==> flow/design.v <==
module seg7 (in,out);
	input wire [3:0] in;
	output reg [7:0] out;
	wire [1:0] wire_part;
	reg [5:0] reg_part;
	assign wire_part[1] = 1; 
	assign wire_part[0] = (in[3]&in[2]&(~in[1])&(~in[0])) | ((~in[3])&in[2]&in[1]&in[0]) | ((~in[3])&(~in[2])&(~in[1]));
	always @ (in[3:0]) begin
		case ({in[3],in[2],in[1],in[0]})
			4'b0000: begin
				reg_part = 6'b000000;
				out = {wire_part,reg_part};
			end
			4'b0001: begin
				reg_part = 6'b111001;
				out = {wire_part,reg_part};
			end
			4'b0010: begin
				reg_part = 6'b100100;
				out = {wire_part,reg_part};
			end
			4'b0011: begin
				reg_part = 6'b110000;
				out = {wire_part,reg_part};
			end
			4'b0100: begin
				reg_part = 6'b011001;
				out = {wire_part,reg_part};
			end
			4'b0101: begin
				reg_part = 6'b010010;
				out = {wire_part,reg_part};
			end
			4'b0110: begin
				reg_part = 6'b000010;
				out = {wire_part,reg_part};
			end
			4'b0111: begin
				reg_part = 6'b111000;
				out = {wire_part,reg_part};
			end
			4'b1000: begin
				reg_part = 6'b000000;
				out = {wire_part,reg_part};
			end
			4'b1001: begin
				reg_part = 6'b011000;
				out = {wire_part,reg_part};
			end
			4'b1010: begin
				reg_part = 6'b001000;
				out = {wire_part,reg_part};
			end
			4'b1011: begin
				reg_part = 6'b000011;
				out = {wire_part,reg_part};
			end
			4'b1100: begin
				reg_part = 6'b000110;
				out = {wire_part,reg_part};
			end
			4'b1101: begin
				reg_part = 6'b100001;
				out = {wire_part,reg_part};
			end
			4'b1110: begin
				reg_part = 6'b000110;
				out = {wire_part,reg_part};
			end
			4'b1111: begin
				reg_part = 6'b001110;
				out = {wire_part,reg_part};
			end
		endcase
	end
endmodule
module BCDconvert (bin, nothing, sign, hunBCD, tenBCD, oneBCD);
	input [9:0] bin;
	input [0:0] nothing;
	output reg [7:0] hunBCD, tenBCD, oneBCD;
	output reg [7:0] sign;
	wire [21:0] word;
	reg [21:0] bin2shift;
	reg [9:0] posbin;
	reg [3:0] hun, ten, one;
	wire [7:0] hunD, tenD, oneD;
	assign word = {4'b0000, 4'b0000, 4'b0000, posbin};
	seg7 a0 (.in(one), .out(oneD));
	seg7 a1 (.in(ten), .out(tenD));
	seg7 a2 (.in(hun), .out(hunD));
	always @(*) begin
		posbin = 10'd0;
		bin2shift = 22'd0;
		one = 4'd0;
		ten = 4'd0;
		hun = 4'd0;
		if (! nothing) begin
			if (bin[9] == 1'b1) begin
				sign = 8'b10111111;
				posbin = -bin;
			end else begin
				posbin = bin;
				sign = 8'd255;
			end
			bin2shift = word;
			if (bin2shift[21:18] >= 4'd5) 
				bin2shift[21:18] = bin2shift[21:18] + 4'd3;
			if (bin2shift[17:14] >= 4'd5)
				bin2shift[17:14] = bin2shift[17:14] + 4'd3;
			if (bin2shift[13:10] >= 4'd5)
				bin2shift[13:10] = bin2shift[13:10] + 4'd3;
			bin2shift = bin2shift << 1;
			if (bin2shift[21:18] >= 4'd5) 
				bin2shift[21:18] = bin2shift[21:18] + 4'd3;
			if (bin2shift[17:14] >= 4'd5)
				bin2shift[17:14] = bin2shift[17:14] + 4'd3;
			if (bin2shift[13:10] >= 4'd5)
				bin2shift[13:10] = bin2shift[13:10] + 4'd3;
			bin2shift = bin2shift << 1;
			if (bin2shift[21:18] >= 4'd5) 
				bin2shift[21:18] = bin2shift[21:18] + 4'd3;
			if (bin2shift[17:14] >= 4'd5)
				bin2shift[17:14] = bin2shift[17:14] + 4'd3;
			if (bin2shift[13:10] >= 4'd5)
				bin2shift[13:10] = bin2shift[13:10] + 4'd3;
			bin2shift = bin2shift << 1;
			if (bin2shift[21:18] >= 4'd5) 
				bin2shift[21:18] = bin2shift[21:18] + 4'd3;
			if (bin2shift[17:14] >= 4'd5)
				bin2shift[17:14] = bin2shift[17:14] + 4'd3;
			if (bin2shift[13:10] >= 4'd5)
				bin2shift[13:10] = bin2shift[13:10] + 4'd3;
			bin2shift = bin2shift << 1;
			if (bin2shift[21:18] >= 4'd5) 
				bin2shift[21:18] = bin2shift[21:18] + 4'd3;
			if (bin2shift[17:14] >= 4'd5)
				bin2shift[17:14] = bin2shift[17:14] + 4'd3;
			if (bin2shift[13:10] >= 4'd5)
				bin2shift[13:10] = bin2shift[13:10] + 4'd3;
			bin2shift = bin2shift << 1;
			if (bin2shift[21:18] >= 4'd5) 
				bin2shift[21:18] = bin2shift[21:18] + 4'd3;
			if (bin2shift[17:14] >= 4'd5)
				bin2shift[17:14] = bin2shift[17:14] + 4'd3;
			if (bin2shift[13:10] >= 4'd5)
				bin2shift[13:10] = bin2shift[13:10] + 4'd3;
			bin2shift = bin2shift << 1;
			if (bin2shift[21:18] >= 4'd5) 
				bin2shift[21:18] = bin2shift[21:18] + 4'd3;
			if (bin2shift[17:14] >= 4'd5)
				bin2shift[17:14] = bin2shift[17:14] + 4'd3;
			if (bin2shift[13:10] >= 4'd5)
				bin2shift[13:10] = bin2shift[13:10] + 4'd3;
			bin2shift = bin2shift << 1;
			if (bin2shift[21:18] >= 4'd5) 
				bin2shift[21:18] = bin2shift[21:18] + 4'd3;
			if (bin2shift[17:14] >= 4'd5)
				bin2shift[17:14] = bin2shift[17:14] + 4'd3;
			if (bin2shift[13:10] >= 4'd5)
				bin2shift[13:10] = bin2shift[13:10] + 4'd3;
			bin2shift = bin2shift << 1;
			if (bin2shift[21:18] >= 4'd5) 
				bin2shift[21:18] = bin2shift[21:18] + 4'd3;
			if (bin2shift[17:14] >= 4'd5)
				bin2shift[17:14] = bin2shift[17:14] + 4'd3;
			if (bin2shift[13:10] >= 4'd5)
				bin2shift[13:10] = bin2shift[13:10] + 4'd3;
			bin2shift = bin2shift << 1;
			if (bin2shift[21:18] >= 4'd5) 
				bin2shift[21:18] = bin2shift[21:18] + 4'd3;
			if (bin2shift[17:14] >= 4'd5)
				bin2shift[17:14] = bin2shift[17:14] + 4'd3;
			if (bin2shift[13:10] >= 4'd5)
				bin2shift[13:10] = bin2shift[13:10] + 4'd3;
			bin2shift = bin2shift << 1;
			one = bin2shift[13:10];
			ten = bin2shift[17:14];
			hun = bin2shift[21:18];
			hunBCD = hunD;
			tenBCD = tenD;
			oneBCD = oneD;
		end
		else begin
			 sign = 8'b10111111;
			 hunBCD = 8'b10111111;
			 tenBCD = 8'b10111111;
			 oneBCD = 8'b10111111;
	   end
	end
endmodule
module ram( clock, address, data_out);
	input clock;
	input [7:0] address;  
	output reg [11:0] data_out;
	reg [11:0] mem[255:0];
	initial begin
		mem[0]    = 12'b0010_0100_0111;
		mem[1]    = 12'b0010_0100_0111;
		mem[2]    = 12'b0010_0100_0111;
		mem[3]    = 12'b0010_0100_0111;
		mem[4]    = 12'b0010_0100_0111;
		mem[5]    = 12'b0010_0100_0111;
		mem[6]    = 12'b0010_0100_0111;
		mem[7]    = 12'b0010_0100_0111;
		mem[8]    = 12'b0010_0100_0111;
		mem[9]    = 12'b0010_0100_0111;
		mem[10]    = 12'b0010_0100_0111;
		mem[11]    = 12'b0010_0100_0111;
		mem[12]    = 12'b0010_0100_0111;
		mem[13]    = 12'b0010_0100_0111;
		mem[14]    = 12'b0010_0100_0111;
		mem[15]    = 12'b0010_0100_0111;
		mem[16]    = 12'b0010_0100_0111;
		mem[17]    = 12'b0010_0100_0111;
		mem[18]    = 12'b0010_0100_0111;
		mem[19]    = 12'b0010_0100_0111;
		mem[20]    = 12'b0010_0100_0111;
		mem[21]    = 12'b0010_0100_0111;
		mem[22]    = 12'b0010_0100_0111;
		mem[23]    = 12'b0010_0100_0111;
		mem[24]    = 12'b0010_0100_0111;
		mem[25]    = 12'b0010_0100_0111;
		mem[26]    = 12'b0010_0100_0111;
		mem[27]    = 12'b0010_0100_0111;
		mem[28]    = 12'b0010_0100_0111;
		mem[29]    = 12'b0010_0100_0111;
		mem[30]    = 12'b0010_0100_0111;
		mem[31]    = 12'b0010_0100_0111;
		mem[32]    = 12'b0010_0100_0111;
		mem[33]    = 12'b0010_0100_0111;
		mem[34]    = 12'b0010_0100_0111;
		mem[35]    = 12'b0010_0100_0111;
		mem[36]    = 12'b0010_0100_0111;
		mem[37]    = 12'b0010_0100_0111;
		mem[38]    = 12'b0010_0100_0111;
		mem[39]    = 12'b0010_0100_0111;
		mem[40]    = 12'b0010_0100_0111;
		mem[41]    = 12'b0010_0100_0111;
		mem[42]    = 12'b0010_0100_0111;
		mem[43]    = 12'b0010_0100_0111;
		mem[44]    = 12'b0010_0100_0111;
		mem[45]    = 12'b0010_0100_0111;
		mem[46]    = 12'b0010_0100_0111;
		mem[47]    = 12'b0010_0100_0111;
		mem[48]    = 12'b0010_0100_0111;
		mem[49]    = 12'b0010_0100_0111;
		mem[50]    = 12'b0010_0100_0111;
		mem[51]    = 12'b0010_0100_0111;
		mem[52]    = 12'b0010_0100_0111;
		mem[53]    = 12'b0010_0100_0111;
		mem[54]    = 12'b0010_0100_0111;
		mem[55]    = 12'b0010_0100_0111;
		mem[56]    = 12'b0010_0100_0111;
		mem[57]    = 12'b0010_0100_0111;
		mem[58]    = 12'b0010_0100_0111;
		mem[59]    = 12'b0010_0100_0111;
		mem[60]    = 12'b0010_0100_0111;
		mem[61]    = 12'b0010_0100_0111;
		mem[62]    = 12'b0010_0100_0111;
		mem[63]    = 12'b0010_0100_0111;
		mem[64]    = 12'b1000_1000_1000;
		mem[65]    = 12'b1000_1000_1000;
		mem[66]    = 12'b1000_1000_1000;
		mem[67]    = 12'b1000_1000_1000;
		mem[68]    = 12'b1000_1000_1000;
		mem[69]    = 12'b1000_1000_1000;
		mem[70]    = 12'b0010_0100_0111;
		mem[71]    = 12'b0010_0100_0111;
		mem[72]    = 12'b0010_0100_0111;
		mem[73]    = 12'b0010_0100_0111;
		mem[74]    = 12'b1000_1000_1000;
		mem[75]    = 12'b1000_1000_1000;
		mem[76]    = 12'b1000_1000_1000;
		mem[77]    = 12'b1000_1000_1000;
		mem[78]    = 12'b1000_1000_1000;
		mem[79]    = 12'b1000_1000_1000;
		mem[80]    = 12'b1000_1000_1000;
		mem[81]    = 12'b1000_1000_1000;
		mem[82]    = 12'b1000_1000_1000;
		mem[83]    = 12'b1000_1000_1000;
		mem[84]    = 12'b1000_1000_1000;
		mem[85]    = 12'b1000_1000_1000;
		mem[86]    = 12'b0010_0100_0111;
		mem[87]    = 12'b0010_0100_0111;
		mem[88]    = 12'b0010_0100_0111;
		mem[89]    = 12'b0010_0100_0111;
		mem[90]    = 12'b1000_1000_1000;
		mem[91]    = 12'b1000_1000_1000;
		mem[92]    = 12'b1000_1000_1000;
		mem[93]    = 12'b1000_1000_1000;
		mem[94]    = 12'b1000_1000_1000;
		mem[95]    = 12'b1000_1000_1000;
		mem[96]    = 12'b1000_1000_1000;
		mem[97]    = 12'b1000_1000_1000;
		mem[98]    = 12'b1000_1000_1000;
		mem[99]    = 12'b1000_1000_1000;
		mem[100]    = 12'b1000_1000_1000;
		mem[101]    = 12'b1000_1000_1000;
		mem[102]    = 12'b0010_0100_0111;
		mem[103]    = 12'b0010_0100_0111;
		mem[104]    = 12'b0010_0100_0111;
		mem[105]    = 12'b0010_0100_0111;
		mem[106]    = 12'b1000_1000_1000;
		mem[107]    = 12'b1000_1000_1000;
		mem[108]    = 12'b1000_1000_1000;
		mem[109]    = 12'b1000_1000_1000;
		mem[110]    = 12'b1000_1000_1000;
		mem[111]    = 12'b1000_1000_1000;
		mem[112]    = 12'b1000_1000_1000;
		mem[113]    = 12'b1000_1000_1000;
		mem[114]    = 12'b1000_1000_1000;
		mem[115]    = 12'b1000_1000_1000;
		mem[116]    = 12'b1000_1000_1000;
		mem[117]    = 12'b1000_1000_1000;
		mem[118]    = 12'b0010_0100_0111;
		mem[119]    = 12'b0010_0100_0111;
		mem[120]    = 12'b0010_0100_0111;
		mem[121]    = 12'b0010_0100_0111;
		mem[122]    = 12'b1000_1000_1000;
		mem[123]    = 12'b1000_1000_1000;
		mem[124]    = 12'b1000_1000_1000;
		mem[125]    = 12'b1000_1000_1000;
		mem[126]    = 12'b1000_1000_1000;
		mem[127]    = 12'b1000_1000_1000;
		mem[128]    = 12'b1000_1000_1000;
		mem[129]    = 12'b1000_1000_1000;
		mem[130]    = 12'b1000_1000_1000;
		mem[131]    = 12'b1000_1000_1000;
		mem[132]    = 12'b1000_1000_1000;
		mem[133]    = 12'b1000_1000_1000;
		mem[134]    = 12'b0010_0100_0111;
		mem[135]    = 12'b0010_0100_0111;
		mem[136]    = 12'b0010_0100_0111;
		mem[137]    = 12'b0010_0100_0111;
		mem[138]    = 12'b1000_1000_1000;
		mem[139]    = 12'b1000_1000_1000;
		mem[140]    = 12'b1000_1000_1000;
		mem[141]    = 12'b1000_1000_1000;
		mem[142]    = 12'b1000_1000_1000;
		mem[143]    = 12'b1000_1000_1000;
		mem[144]    = 12'b1000_1000_1000;
		mem[145]    = 12'b1000_1000_1000;
		mem[146]    = 12'b1000_1000_1000;
		mem[147]    = 12'b1000_1000_1000;
		mem[148]    = 12'b1000_1000_1000;
		mem[149]    = 12'b1000_1000_1000;
		mem[150]    = 12'b0010_0100_0111;
		mem[151]    = 12'b0010_0100_0111;
		mem[152]    = 12'b0010_0100_0111;
		mem[153]    = 12'b0010_0100_0111;
		mem[154]    = 12'b1000_1000_1000;
		mem[155]    = 12'b1000_1000_1000;
		mem[156]    = 12'b1000_1000_1000;
		mem[157]    = 12'b1000_1000_1000;
		mem[158]    = 12'b1000_1000_1000;
		mem[159]    = 12'b1000_1000_1000;
		mem[160]    = 12'b1000_1000_1000;
		mem[161]    = 12'b1000_1000_1000;
		mem[162]    = 12'b1000_1000_1000;
		mem[163]    = 12'b1000_1000_1000;
		mem[164]    = 12'b1000_1000_1000;
		mem[165]    = 12'b1000_1000_1000;
		mem[166]    = 12'b0010_0100_0111;
		mem[167]    = 12'b0010_0100_0111;
		mem[168]    = 12'b0010_0100_0111;
		mem[169]    = 12'b0010_0100_0111;
		mem[170]    = 12'b1000_1000_1000;
		mem[171]    = 12'b1000_1000_1000;
		mem[172]    = 12'b1000_1000_1000;
		mem[173]    = 12'b1000_1000_1000;
		mem[174]    = 12'b1000_1000_1000;
		mem[175]    = 12'b1000_1000_1000;
		mem[176]    = 12'b1000_1000_1000;
		mem[177]    = 12'b1000_1000_1000;
		mem[178]    = 12'b1000_1000_1000;
		mem[179]    = 12'b1000_1000_1000;
		mem[180]    = 12'b1000_1000_1000;
		mem[181]    = 12'b1000_1000_1000;
		mem[182]    = 12'b0010_0100_0111;
		mem[183]    = 12'b0010_0100_0111;
		mem[184]    = 12'b0010_0100_0111;
		mem[185]    = 12'b0010_0100_0111;
		mem[186]    = 12'b1000_1000_1000;
		mem[187]    = 12'b1000_1000_1000;
		mem[188]    = 12'b1000_1000_1000;
		mem[189]    = 12'b1000_1000_1000;
		mem[190]    = 12'b1000_1000_1000;
		mem[191]    = 12'b1000_1000_1000;
		mem[192]    = 12'b0010_0100_0111;
		mem[193]    = 12'b0010_0100_0111;
		mem[194]    = 12'b0010_0100_0111;
		mem[195]    = 12'b0010_0100_0111;
		mem[196]    = 12'b0010_0100_0111;
		mem[197]    = 12'b0010_0100_0111;
		mem[198]    = 12'b0010_0100_0111;
		mem[199]    = 12'b0010_0100_0111;
		mem[200]    = 12'b0010_0100_0111;
		mem[201]    = 12'b0010_0100_0111;
		mem[202]    = 12'b1000_1000_1000;
		mem[203]    = 12'b1000_1000_1000;
		mem[204]    = 12'b1000_1000_1000;
		mem[205]    = 12'b1000_1000_1000;
		mem[206]    = 12'b1000_1000_1000;
		mem[207]    = 12'b1000_1000_1000;
		mem[208]    = 12'b0010_0100_0111;
		mem[209]    = 12'b0010_0100_0111;
		mem[210]    = 12'b0010_0100_0111;
		mem[211]    = 12'b0010_0100_0111;
		mem[212]    = 12'b0010_0100_0111;
		mem[213]    = 12'b0010_0100_0111;
		mem[214]    = 12'b0010_0100_0111;
		mem[215]    = 12'b0010_0100_0111;
		mem[216]    = 12'b0010_0100_0111;
		mem[217]    = 12'b0010_0100_0111;
		mem[218]    = 12'b1000_1000_1000;
		mem[219]    = 12'b1000_1000_1000;
		mem[220]    = 12'b1000_1000_1000;
		mem[221]    = 12'b1000_1000_1000;
		mem[222]    = 12'b1000_1000_1000;
		mem[223]    = 12'b1000_1000_1000;
		mem[224]    = 12'b0010_0100_0111;
		mem[225]    = 12'b0010_0100_0111;
		mem[226]    = 12'b0010_0100_0111;
		mem[227]    = 12'b0010_0100_0111;
		mem[228]    = 12'b0010_0100_0111;
		mem[229]    = 12'b0010_0100_0111;
		mem[230]    = 12'b0010_0100_0111;
		mem[231]    = 12'b0010_0100_0111;
		mem[232]    = 12'b0010_0100_0111;
		mem[233]    = 12'b0010_0100_0111;
		mem[234]    = 12'b1000_1000_1000;
		mem[235]    = 12'b1000_1000_1000;
		mem[236]    = 12'b1000_1000_1000;
		mem[237]    = 12'b1000_1000_1000;
		mem[238]    = 12'b1000_1000_1000;
		mem[239]    = 12'b1000_1000_1000;
		mem[240]    = 12'b0010_0100_0111;
		mem[241]    = 12'b0010_0100_0111;
		mem[242]    = 12'b0010_0100_0111;
		mem[243]    = 12'b0010_0100_0111;
		mem[244]    = 12'b0010_0100_0111;
		mem[245]    = 12'b0010_0100_0111;
		mem[246]    = 12'b0010_0100_0111;
		mem[247]    = 12'b0010_0100_0111;
		mem[248]    = 12'b0010_0100_0111;
		mem[249]    = 12'b0010_0100_0111;
		mem[250]    = 12'b1000_1000_1000;
		mem[251]    = 12'b1000_1000_1000;
		mem[252]    = 12'b1000_1000_1000;
		mem[253]    = 12'b1000_1000_1000;
		mem[254]    = 12'b1000_1000_1000;
		mem[255]    = 12'b1000_1000_1000;
	end
	always @(posedge clock) begin
		data_out <= mem[address];  
	end
endmodule 
module vga_controller (pixel_clk, reset_n, h_sync, v_sync, disp_ena, column, row);
	input pixel_clk;
	input reset_n;
	output reg h_sync;
	output reg v_sync;
	output reg disp_ena;
	output reg [9:0] column;
	output reg [9:0] row;
	reg  [9:0] h_count, v_count;
	wire [9:0] h_next, v_next;
	assign h_next = (h_count < 10'd799) ? h_count + 10'd1 : 10'd0;
	assign v_next = (h_count < 10'd799) ? v_count :
	                ((v_count < 10'd524) ? v_count + 10'd1 : 10'd0);
	always @(posedge pixel_clk) begin
		if (!reset_n) begin
			h_count  <= 10'd0;
			v_count  <= 10'd0;
			h_sync   <= 1'b1;
			v_sync   <= 1'b1;
			disp_ena <= 1'b0;
			column   <= 10'd0;
			row      <= 10'd0;
		end else begin
			h_count <= h_next;
			v_count <= v_next;
			h_sync  <= (h_next < 10'd656) || (h_next >= 10'd752);
			v_sync  <= (v_next < 10'd490) || (v_next >= 10'd492);
			if (h_next < 10'd640) column <= h_next;
			if (v_next < 10'd480) row    <= v_next;
			disp_ena <= (h_next < 10'd640) && (v_next < 10'd480);
		end
	end
endmodule
module smoothFilter (clock, reset_n, enable, select, data_x, data_update, smooth_out);
	input clock;
	input reset_n;
	input enable;
	input [1:0] select;
	input [15:0] data_x;
	input [0:0] data_update;
	output reg [32:0] smooth_out;
	reg [32:0] sum;
	reg [32:0] smooth_c, smooth_hold;
	reg [255:0] shiftreg, shiftreg_c;
	always @(posedge clock) begin
		if (!reset_n) begin
			shiftreg    <= 256'd0;
			smooth_hold <= 33'd0;
		end else begin
			shiftreg <= shiftreg_c;
			if (enable == 1'b0)
				smooth_hold <= smooth_c;
		end
	end
	always @(*) begin
	   if (data_update) begin
			shiftreg_c = (shiftreg << 16) + {240'd0, data_x}; 
		end
		else begin
			shiftreg_c = shiftreg;
		end
	end
	always @(*) begin
		sum = 33'd0;
		case (select) 
			2'b00: smooth_c = shiftreg[15:0]; 
			2'b01: begin 
				sum = shiftreg[15:0] + shiftreg[31:16];
				smooth_c = sum >> 1; end
			2'b10: begin
				sum = shiftreg[15:0] + shiftreg[31:16] + shiftreg[47:32] + shiftreg[63:48];
				smooth_c = sum >> 2; end
			default: begin
				sum = shiftreg[15:0] + shiftreg[31:16] + shiftreg[47:32] + shiftreg[63:48]
						+ shiftreg[79:64] + shiftreg[95:80] + shiftreg[111:96] + shiftreg[127:112]
						+ shiftreg[143:128] + shiftreg[159:144] + shiftreg[175:160] + shiftreg[191:176]
						+ shiftreg[207:192] + shiftreg[223:208] + shiftreg[239:224] + shiftreg[255:240];
				smooth_c = sum >> 4; end
		endcase
		if (enable == 1'b0)
			smooth_out = smooth_c;
		else
			smooth_out = smooth_hold;
	end
endmodule
module accel_display(
	input 		          		clk,         
	input 		          		reset_n,
	input 		     [1:0]		SW,
	input 		          		data_update,
	input 		     [15:0]		data_x,
	input 		     [15:0]		data_y,
	output		     [7:0]		HEX0,
	output		     [7:0]		HEX1,
	output		     [7:0]		HEX2,
	output		     [7:0]		HEX3,
	output		reg  [3:0]		VGA_B,
	output		reg  [3:0]		VGA_G,
	output		reg          	VGA_HS,
	output		reg  [3:0]		VGA_R,
	output		reg          	VGA_VS
);
	wire [32:0] smooth_outx, smooth_outy;
	reg  [9:0] pixel_x1, pixel_x2; 
	wire [9:0] x1, x2;
	reg  [9:0] pixel_y1, pixel_y2;
	wire [9:0] y1, y2;
	reg  [7:0] addr;
	wire [11:0] colors;
	reg  [0:0] en;
	reg  [0:0] en_q;
	reg  [9:0] count;
	wire [9:0]  col, row;
	reg  [3:0]   red, green, blue;
	wire  h_sync, v_sync;
	wire  disp_ena;
	smoothFilter x_axis (.clock(clk), .reset_n(reset_n), .enable(VGA_HS), .select(SW[1:0]), .data_x(data_x), 
	                     .data_update(data_update), .smooth_out(smooth_outx));
	smoothFilter y_axis (.clock(clk), .reset_n(reset_n), .enable(VGA_VS), .select(SW[1:0]), .data_x(data_y), 
	                     .data_update(data_update), .smooth_out(smooth_outy));
	BCDconvert BCD_x (.bin(count), .nothing(1'b0), .sign(HEX3), 
	                  .hunBCD(HEX2), .tenBCD(HEX1), .oneBCD(HEX0));
	always @(posedge clk) begin
		if (disp_ena == 1'b1) begin
			VGA_R <= red;
			VGA_B <= blue;
			VGA_G <= green;
		end else begin
			VGA_R <= 4'd0;
			VGA_B <= 4'd0;
			VGA_G <= 4'd0;
		end
		VGA_HS <= h_sync;
		VGA_VS <= v_sync;
	end
	vga_controller control (.pixel_clk(clk), .reset_n(reset_n), .h_sync (h_sync),
                           .v_sync(v_sync), .disp_ena(disp_ena), .column(col), .row(row));
	ram  memory (.clock(clk), .address(addr) , .data_out(colors));
	assign x1 = 10'd311 + smooth_outx[9:0];
	assign x2 = 10'd326 + smooth_outx[9:0];
	assign y1 = 10'd231 + smooth_outy[9:0];
	assign y2 = 10'd246 + smooth_outy[9:0];
	always @(*) begin 
		pixel_x1 = x1;
		pixel_x2 = x2;
	end
	always @(*) begin
		if (y1[9] == 1'b1) begin
			pixel_y1 = 10'd0;
			pixel_y2 = 10'd15;
		end
		else if (y2 >= 10'd479) begin
			pixel_y1 = 10'd464;
			pixel_y2 = 10'd479;
		end
		else begin
			pixel_y1 = y1;
			pixel_y2 = y2;
		end
	end
	always @(posedge clk) begin
		if (!reset_n) begin
			en_q  <= 1'b0;
			count <= 10'd0;
		end else begin
			en_q <= en;
			if (en && !en_q)
				count <= count + 10'd1;
		end
	end
	always @(*) begin
		addr = (row[9:0] - pixel_y1)*16 + (col[9:0] - pixel_x1);
		en   = (pixel_y1 == 10'd0 || pixel_y2 == 10'd479 || pixel_x1 == 10'd55 || pixel_x2 == 10'b1000110000);
	   if ( (col[9:0] >= pixel_x1) && (col[9:0] <= pixel_x2) && (row[9:0] >= pixel_y1 ) && (row[9:0] <= pixel_y2) ) begin
			red     = colors [11:8]; 
			green   = colors [7:4];
			blue    = colors [3:0];
		end
		else begin                                                                             
			if (en) begin
				red     = 4'hf;  
				green   = 4'h0;
				blue    = 4'h0;
			end else begin
				red     = 4'h0;  
				green   = 4'h0;
				blue    = 4'h0;
			end
		end
	end
endmodule
# --- Step by step through the tools: accel_display ---
# What the tools print for accel_display, step after step.
# Line numbers count from 1 in the design file above.
# Operators carry their Yosys type and port widths (W data, S select, Z words).
# Cell names lack the library's common part.
setup:
  top: "accel_display"
  clock_port: "clk"
  cell_library: "sky130hd"
  corner: "tt_025C_1v80"

# --- Elaborated design ---
# Counts by Yosys on the flattened word-level netlist (proc, flatten, opt, wreduce; memories kept). Register bits leave out memories and registers merged into their read ports (data or address); mux counts leave out enables and synchronous resets folded into registers. Print and check cells are left out. Cells with the same type and inputs are merged into one.
# Yosys's memory passes give these memory sizes; they may raise the number of words (mostly to a power of two), join words into wider ones and drop unused or constant bits.
bits:
  register_bits: 608
  romBits: 2048
  clocked_rd_ports_x_width: 8
  n_memories: 1
  inputBits: 37
  output_inout_bits: 46
classes:
  addsub: 67
  n_cmp: 37
  equal: 50
  n_mux: 42
  bitwise: 42
  reduce_and_logical: 23
memory_table:
  columns: ["name", "size", "word_bits", "read_ports", "write_ports", "line", "text"]
  rows:
  - ["memory.mem", 256, 8, 1, 0, 195, "reg [11:0] mem[255:0];"]
op_table:
  columns: ["cell", "count"]
  rows:
  - ["$add A254 B16 Y254", 2]
  - ["$add A14 B14 Y14", 30]
  - ["$pmux W8 S14", 3]
  - ["$eq A4 B4 Y1 const B", 24]
  - ["$ge A4 B3 Y1 const B", 21]
  - ["$mux W10", 8]
  - ["$mux W4", 19]
  - ["$add A4 B2 Y4 const B", 15]
  - ["$pmux W10 S3", 2]
  - ["$eq A4 B3 Y1 const B", 12]
  - ["$lt A10 B10 Y1 const B", 4]
  - ["$add A10 B1 Y10 const B", 3]
  - ["$and A1 B1 Y1", 24]
  - ["$eq A4 B2 Y1 const B", 6]
  - ["$mux W3", 7]
  - ["$le A10 B10 Y1", 2]
  - ["$ge A10 B9 Y1 const B", 2]
  - ["$lt A10 B9 Y1 const B", 2]
  - ["$add A8 B10 Y10 const A", 2]
  - ["$add A9 B10 Y10 const A", 2]
  - ["$add A3 B2 Y3 const B", 6]
  - ["$mux W9", 2]
  - ["$not A1 Y1", 12]
  - ["$reduce_or A2 Y1", 6]
  - ["$eq A4 B1 Y1 const B", 3]
  - ["$logic_not A4 Y1", 3]
  - ["$ge A10 B10 Y1", 1]
  - ["$ge A10 B10 Y1 const B", 1]
# Other operator kinds: 20; their cells: 37.

# --- Longest topological paths ---
# Depth = most cells in a row (Yosys ltp): at word level without a register or memory, in the mapped netlist without a sequential cell, where the memories' decode and read muxes count.
depth:
  ltp_word: 27
  abc_area: 1
  ltp_mapped: 70
  ltp_nobuf: 69

# --- Netlist ---
# Source: synth_stat.txt of the flow (Yosys; design flattened, memories mapped). It holds for the ABC_AREA given above (unset counts as 0); a run with the other value may have another netlist.
# The area totals of this step are shown rounded.
types:
  columns: ["cell_type", "count"]
  rows:
  - ["dfxtp_1", 531]
  - ["fa_1", 304]
  - ["nor2_1", 819]
  - ["o21ai_0", 515]
  - ["inv_1", 647]
  - ["ha_1", 163]
  - ["nand2_1", 448]
  - ["a21oi_1", 228]
  - ["nand3_1", 174]
  - ["clkbuf_1", 154]
  - ["xor2_1", 63]
  - ["xnor2_1", 53]
  - ["nand2_2", 61]
  - ["nand2_4", 18]
  - ["nand4_1", 28]
  - ["nand3_2", 17]
  - ["nor3_1", 28]
  - ["buf_4", 18]
# Other cell types: 51; their cells: 220.
synth_totals:
  cells: 4489
  synth_area_mm2: 0.0349
  seqArea_mm2: 0.0106
  ffs: 531
  buf_cells: 191

# --- Path before layout ---
# Path of least setup slack by OpenSTA after synthesis, without wires, with an ideal clock, recovery checks aside; 20% of the period is set as input and as output delay. Where synthesis merged equal registers, the netlist keeps one of their names.
synth_path:
  path_kind: "register -> output"
  startpoint: "reg count[0]"
  endpoint: "out HEX1[1]"
  clock_period_ps: 20000
  t_first_pin_ps: 0
  arrival_ps: 7365
  required_ps: 16000
  slack_ps: 8635
  path_delay_ps: 7365
  stages: 66
  period_less_setup_slack_ps: 11365
# "path_delay_ps" = arrival - input delay + setup time.
# At an output port there is no setup time.
# "stages" counts driving pins, that of a launching flip-flop among them; a cell with two outputs on the path counts twice.
# "period_less_setup_slack_ps" is the clock period less the worst setup slack; recovery checks do not enter. This is arithmetic on one report: input and output delays are still those of the set period (20% each).
# The rows between start and end are the longest chain of elaborated cells between them; the timing report does not say that the signal goes this way. Where chains are equally long, one stands for them.
# Each line given opens the expression or statement behind the cell; cells for indexed reads and writes are added by Yosys, which also makes memories of some case tables.
synth_between:
  path_cell_list: "dfxtp_1 buf_6 inv_4 ha_1 nand2_1 nor2_1 nand3_1 nand3_1 nand2_1 inv_1 ha_1 inv_1 ha_1 nor2_1 inv_1 nand2_2 nand3_1 nand2_2 (+30 left out) ha_1 inv_1 or2_2 nand4_1 nand2_1 inv_1 ha_1 inv_1 or2_2 nand3_2 nand2_2 nand2_1 o21ai_4 nor2_1 nand2_1 o21ai_0 nand2_1 o21ai_1"
  elab_chain_len: 23
synth_rtl:
  columns: ["item", "line", "text"]
  rows:
  - ["start, declared", 569, "reg [9:0] count;"]
  - ["start, assigned", 621, "count <= 10'd0;"]
  - ["start, assigned", 625, "count <= count + 10'd1;"]
  - ["$neg A10 Y10", 100, "posbin = -bin;"]
  - ["$mux W10", 98, "if (bin[9] == 1'b1) begin"]
  - ["$add A1 B2 Y3", 118, "bin2shift[13:10] = bin2shift[13:10] + 4'd3;"]
  - ["$mux W4", 117, "if (bin2shift[13:10] >= 4'd5)"]
  - ["$ge A4 B3 Y1", 124, "if (bin2shift[13:10] >= 4'd5)"]
  - ["$mux W4", 124, null]
  - ["$ge A4 B3 Y1", 131, "if (bin2shift[13:10] >= 4'd5)"]
  - ["(+9 left out)", null, null]
  - ["$ge A4 B3 Y1", 166, "if (bin2shift[13:10] >= 4'd5)"]
  - ["$mux W4", 166, null]
  - ["$add A4 B2 Y4", 174, "bin2shift[13:10] = bin2shift[13:10] + 4'd3;"]
  - ["$mux W4", 173, "if (bin2shift[13:10] >= 4'd5)"]
  - ["$eq A4 B4 Y1", 9, "case ({in[3],in[2],in[1],in[0]})"]
  - ["$reduce_or A2 Y1", null, null]
  - ["$pmux W8 S14", 9, null]
  - ["end, declared", 551, "output [7:0] HEX1,"]

# --- Path in the finished layout ---
# From the final timing report of flow run A: the path of least setup slack in the routed layout; clock arrival at registers is part of the times.
# The report prints the path's times to 10 ps; the period is as set.
layout_path:
  path_kind: "register -> output"
  startpoint: "reg count[0]"
  endpoint: "out HEX2[3]"
  clock_period_ps: 26600
  t_first_pin_ps: 610
  arrival_ps: 9310
  required_ps: 21280
  slack_ps: 11970
  stages: 70
# The rows between start and end are the longest chain of elaborated cells between them; the timing report does not say that the signal goes this way. Where chains are equally long, one stands for them.
layout_between:
  path_cell_list: "dfxtp_1 buf_6 inv_4 ha_1 nand2_1 nor2_1 nand3_1 nand3_1 nand2_1 inv_1 ha_1 inv_1 ha_1 nor2_1 inv_1 nand2_2 nand3_1 nand2_2 (+34 left out) nand2_1 nand3_2 inv_1 ha_1 inv_1 ha_1 inv_1 nand2_1 o21ai_1 or2_2 o21ai_4 inv_2 nor2_2 nand3_1 nand2_1 inv_1 nand2_1 clkdlybuf4s50_1"
  elab_chain_len: 23
layout_rtl:
  columns: ["item", "line", "text"]
  rows:
  - ["start, declared", 569, "reg [9:0] count;"]
  - ["start, assigned", 621, "count <= 10'd0;"]
  - ["start, assigned", 625, "count <= count + 10'd1;"]
  - ["$neg A10 Y10", 100, "posbin = -bin;"]
  - ["$mux W10", 98, "if (bin[9] == 1'b1) begin"]
  - ["$add A1 B2 Y3", 118, "bin2shift[13:10] = bin2shift[13:10] + 4'd3;"]
  - ["$mux W4", 117, "if (bin2shift[13:10] >= 4'd5)"]
  - ["$ge A4 B3 Y1", 124, "if (bin2shift[13:10] >= 4'd5)"]
  - ["$mux W4", 124, null]
  - ["$ge A4 B3 Y1", 131, "if (bin2shift[13:10] >= 4'd5)"]
  - ["(+9 left out)", null, null]
  - ["$add A4 B2 Y4", 167, "bin2shift[13:10] = bin2shift[13:10] + 4'd3;"]
  - ["$mux W4", 166, "if (bin2shift[13:10] >= 4'd5)"]
  - ["$add A4 B2 Y4", 172, "bin2shift[17:14] = bin2shift[17:14] + 4'd3;"]
  - ["$mux W4", 171, "if (bin2shift[17:14] >= 4'd5)"]
  - ["$eq A4 B4 Y1", 9, "case ({in[3],in[2],in[1],in[0]})"]
  - ["$reduce_or A2 Y1", null, null]
  - ["$pmux W8 S14", 9, null]
  - ["end, declared", 552, "output [7:0] HEX2,"]

# Stored flow runs of accel_display (3 of them; Yosys, OpenROAD, sky130hd). They differ in their settings and are not a sequence. Constraints: input delay and output delay 20% of the set period each, output load 0.01 pF.
# By "power_total_mw" is meant OpenSTA's value without simulated activity: inputs other than the clock are taken to toggle once in ten clock periods, and the tool carries that through the logic.
# The measured numbers are rounded.
runs:
  - name: "flow run A"
    settings:
      ABC_AREA: 1
      CORE_UTILIZATION: 40
      CTS_CLUSTER_DIAMETER: 59
      GPL_ROUTABILITY_DRIVEN: 0
      GPL_TIMING_DRIVEN: 0
      MAX_ROUTING_LAYER: "met4"
      PLACE_DENSITY: 0.6
      SETUP_SLACK_MARGIN: 0.77
      period_ns: 26.6
      CAP_MARGIN: 20
      CORE_MARGIN: 2
      SLEW_MARGIN: 20
    results:
      final_cell_area_mm2: 0.0391
      power_total_mw: 4.12
      design_die_area_mm2: 0.0896
      synthArea_mm2: 0.0349
      fin_ws_ps: 12000
      layout_utilization_frac: 0.452
  - name: "flow run B"
    settings:
      ABC_AREA: 1
      CELL_PAD_IN_SITES_GLOBAL_PLACEMENT: 3
      CORE_UTILIZATION: 33
      CTS_CLUSTER_DIAMETER: 263
      GPL_ROUTABILITY_DRIVEN: 0
      HOLD_SLACK_MARGIN: -0.06
      MIN_ROUTING_LAYER: "met2"
      SETUP_SLACK_MARGIN: 1.95
      period_ns: 20.0
      CAP_MARGIN: 20
      CORE_MARGIN: 2
      SLEW_MARGIN: 20
    results:
      layout_utilization_frac: 0.371
      fin_ws_ps: 6110
      final_cell_area_mm2: 0.039
      synthArea_mm2: 0.0349
      design_die_area_mm2: 0.108
      power_total_mw: 5.52
  - name: "flow run C"
    settings:
      CORE_UTILIZATION: 40
      PLACE_DENSITY: 0.6
      period_ns: 11.1
      CAP_MARGIN: 20
      CORE_MARGIN: 2
      SLEW_MARGIN: 20
    results:
      layout_utilization_frac: 0.486
      final_cell_area_mm2: 0.0415
      fin_ws_ps: 91
      synthArea_mm2: 0.0346
      power_total_mw: 4.37
      design_die_area_mm2: 0.0888
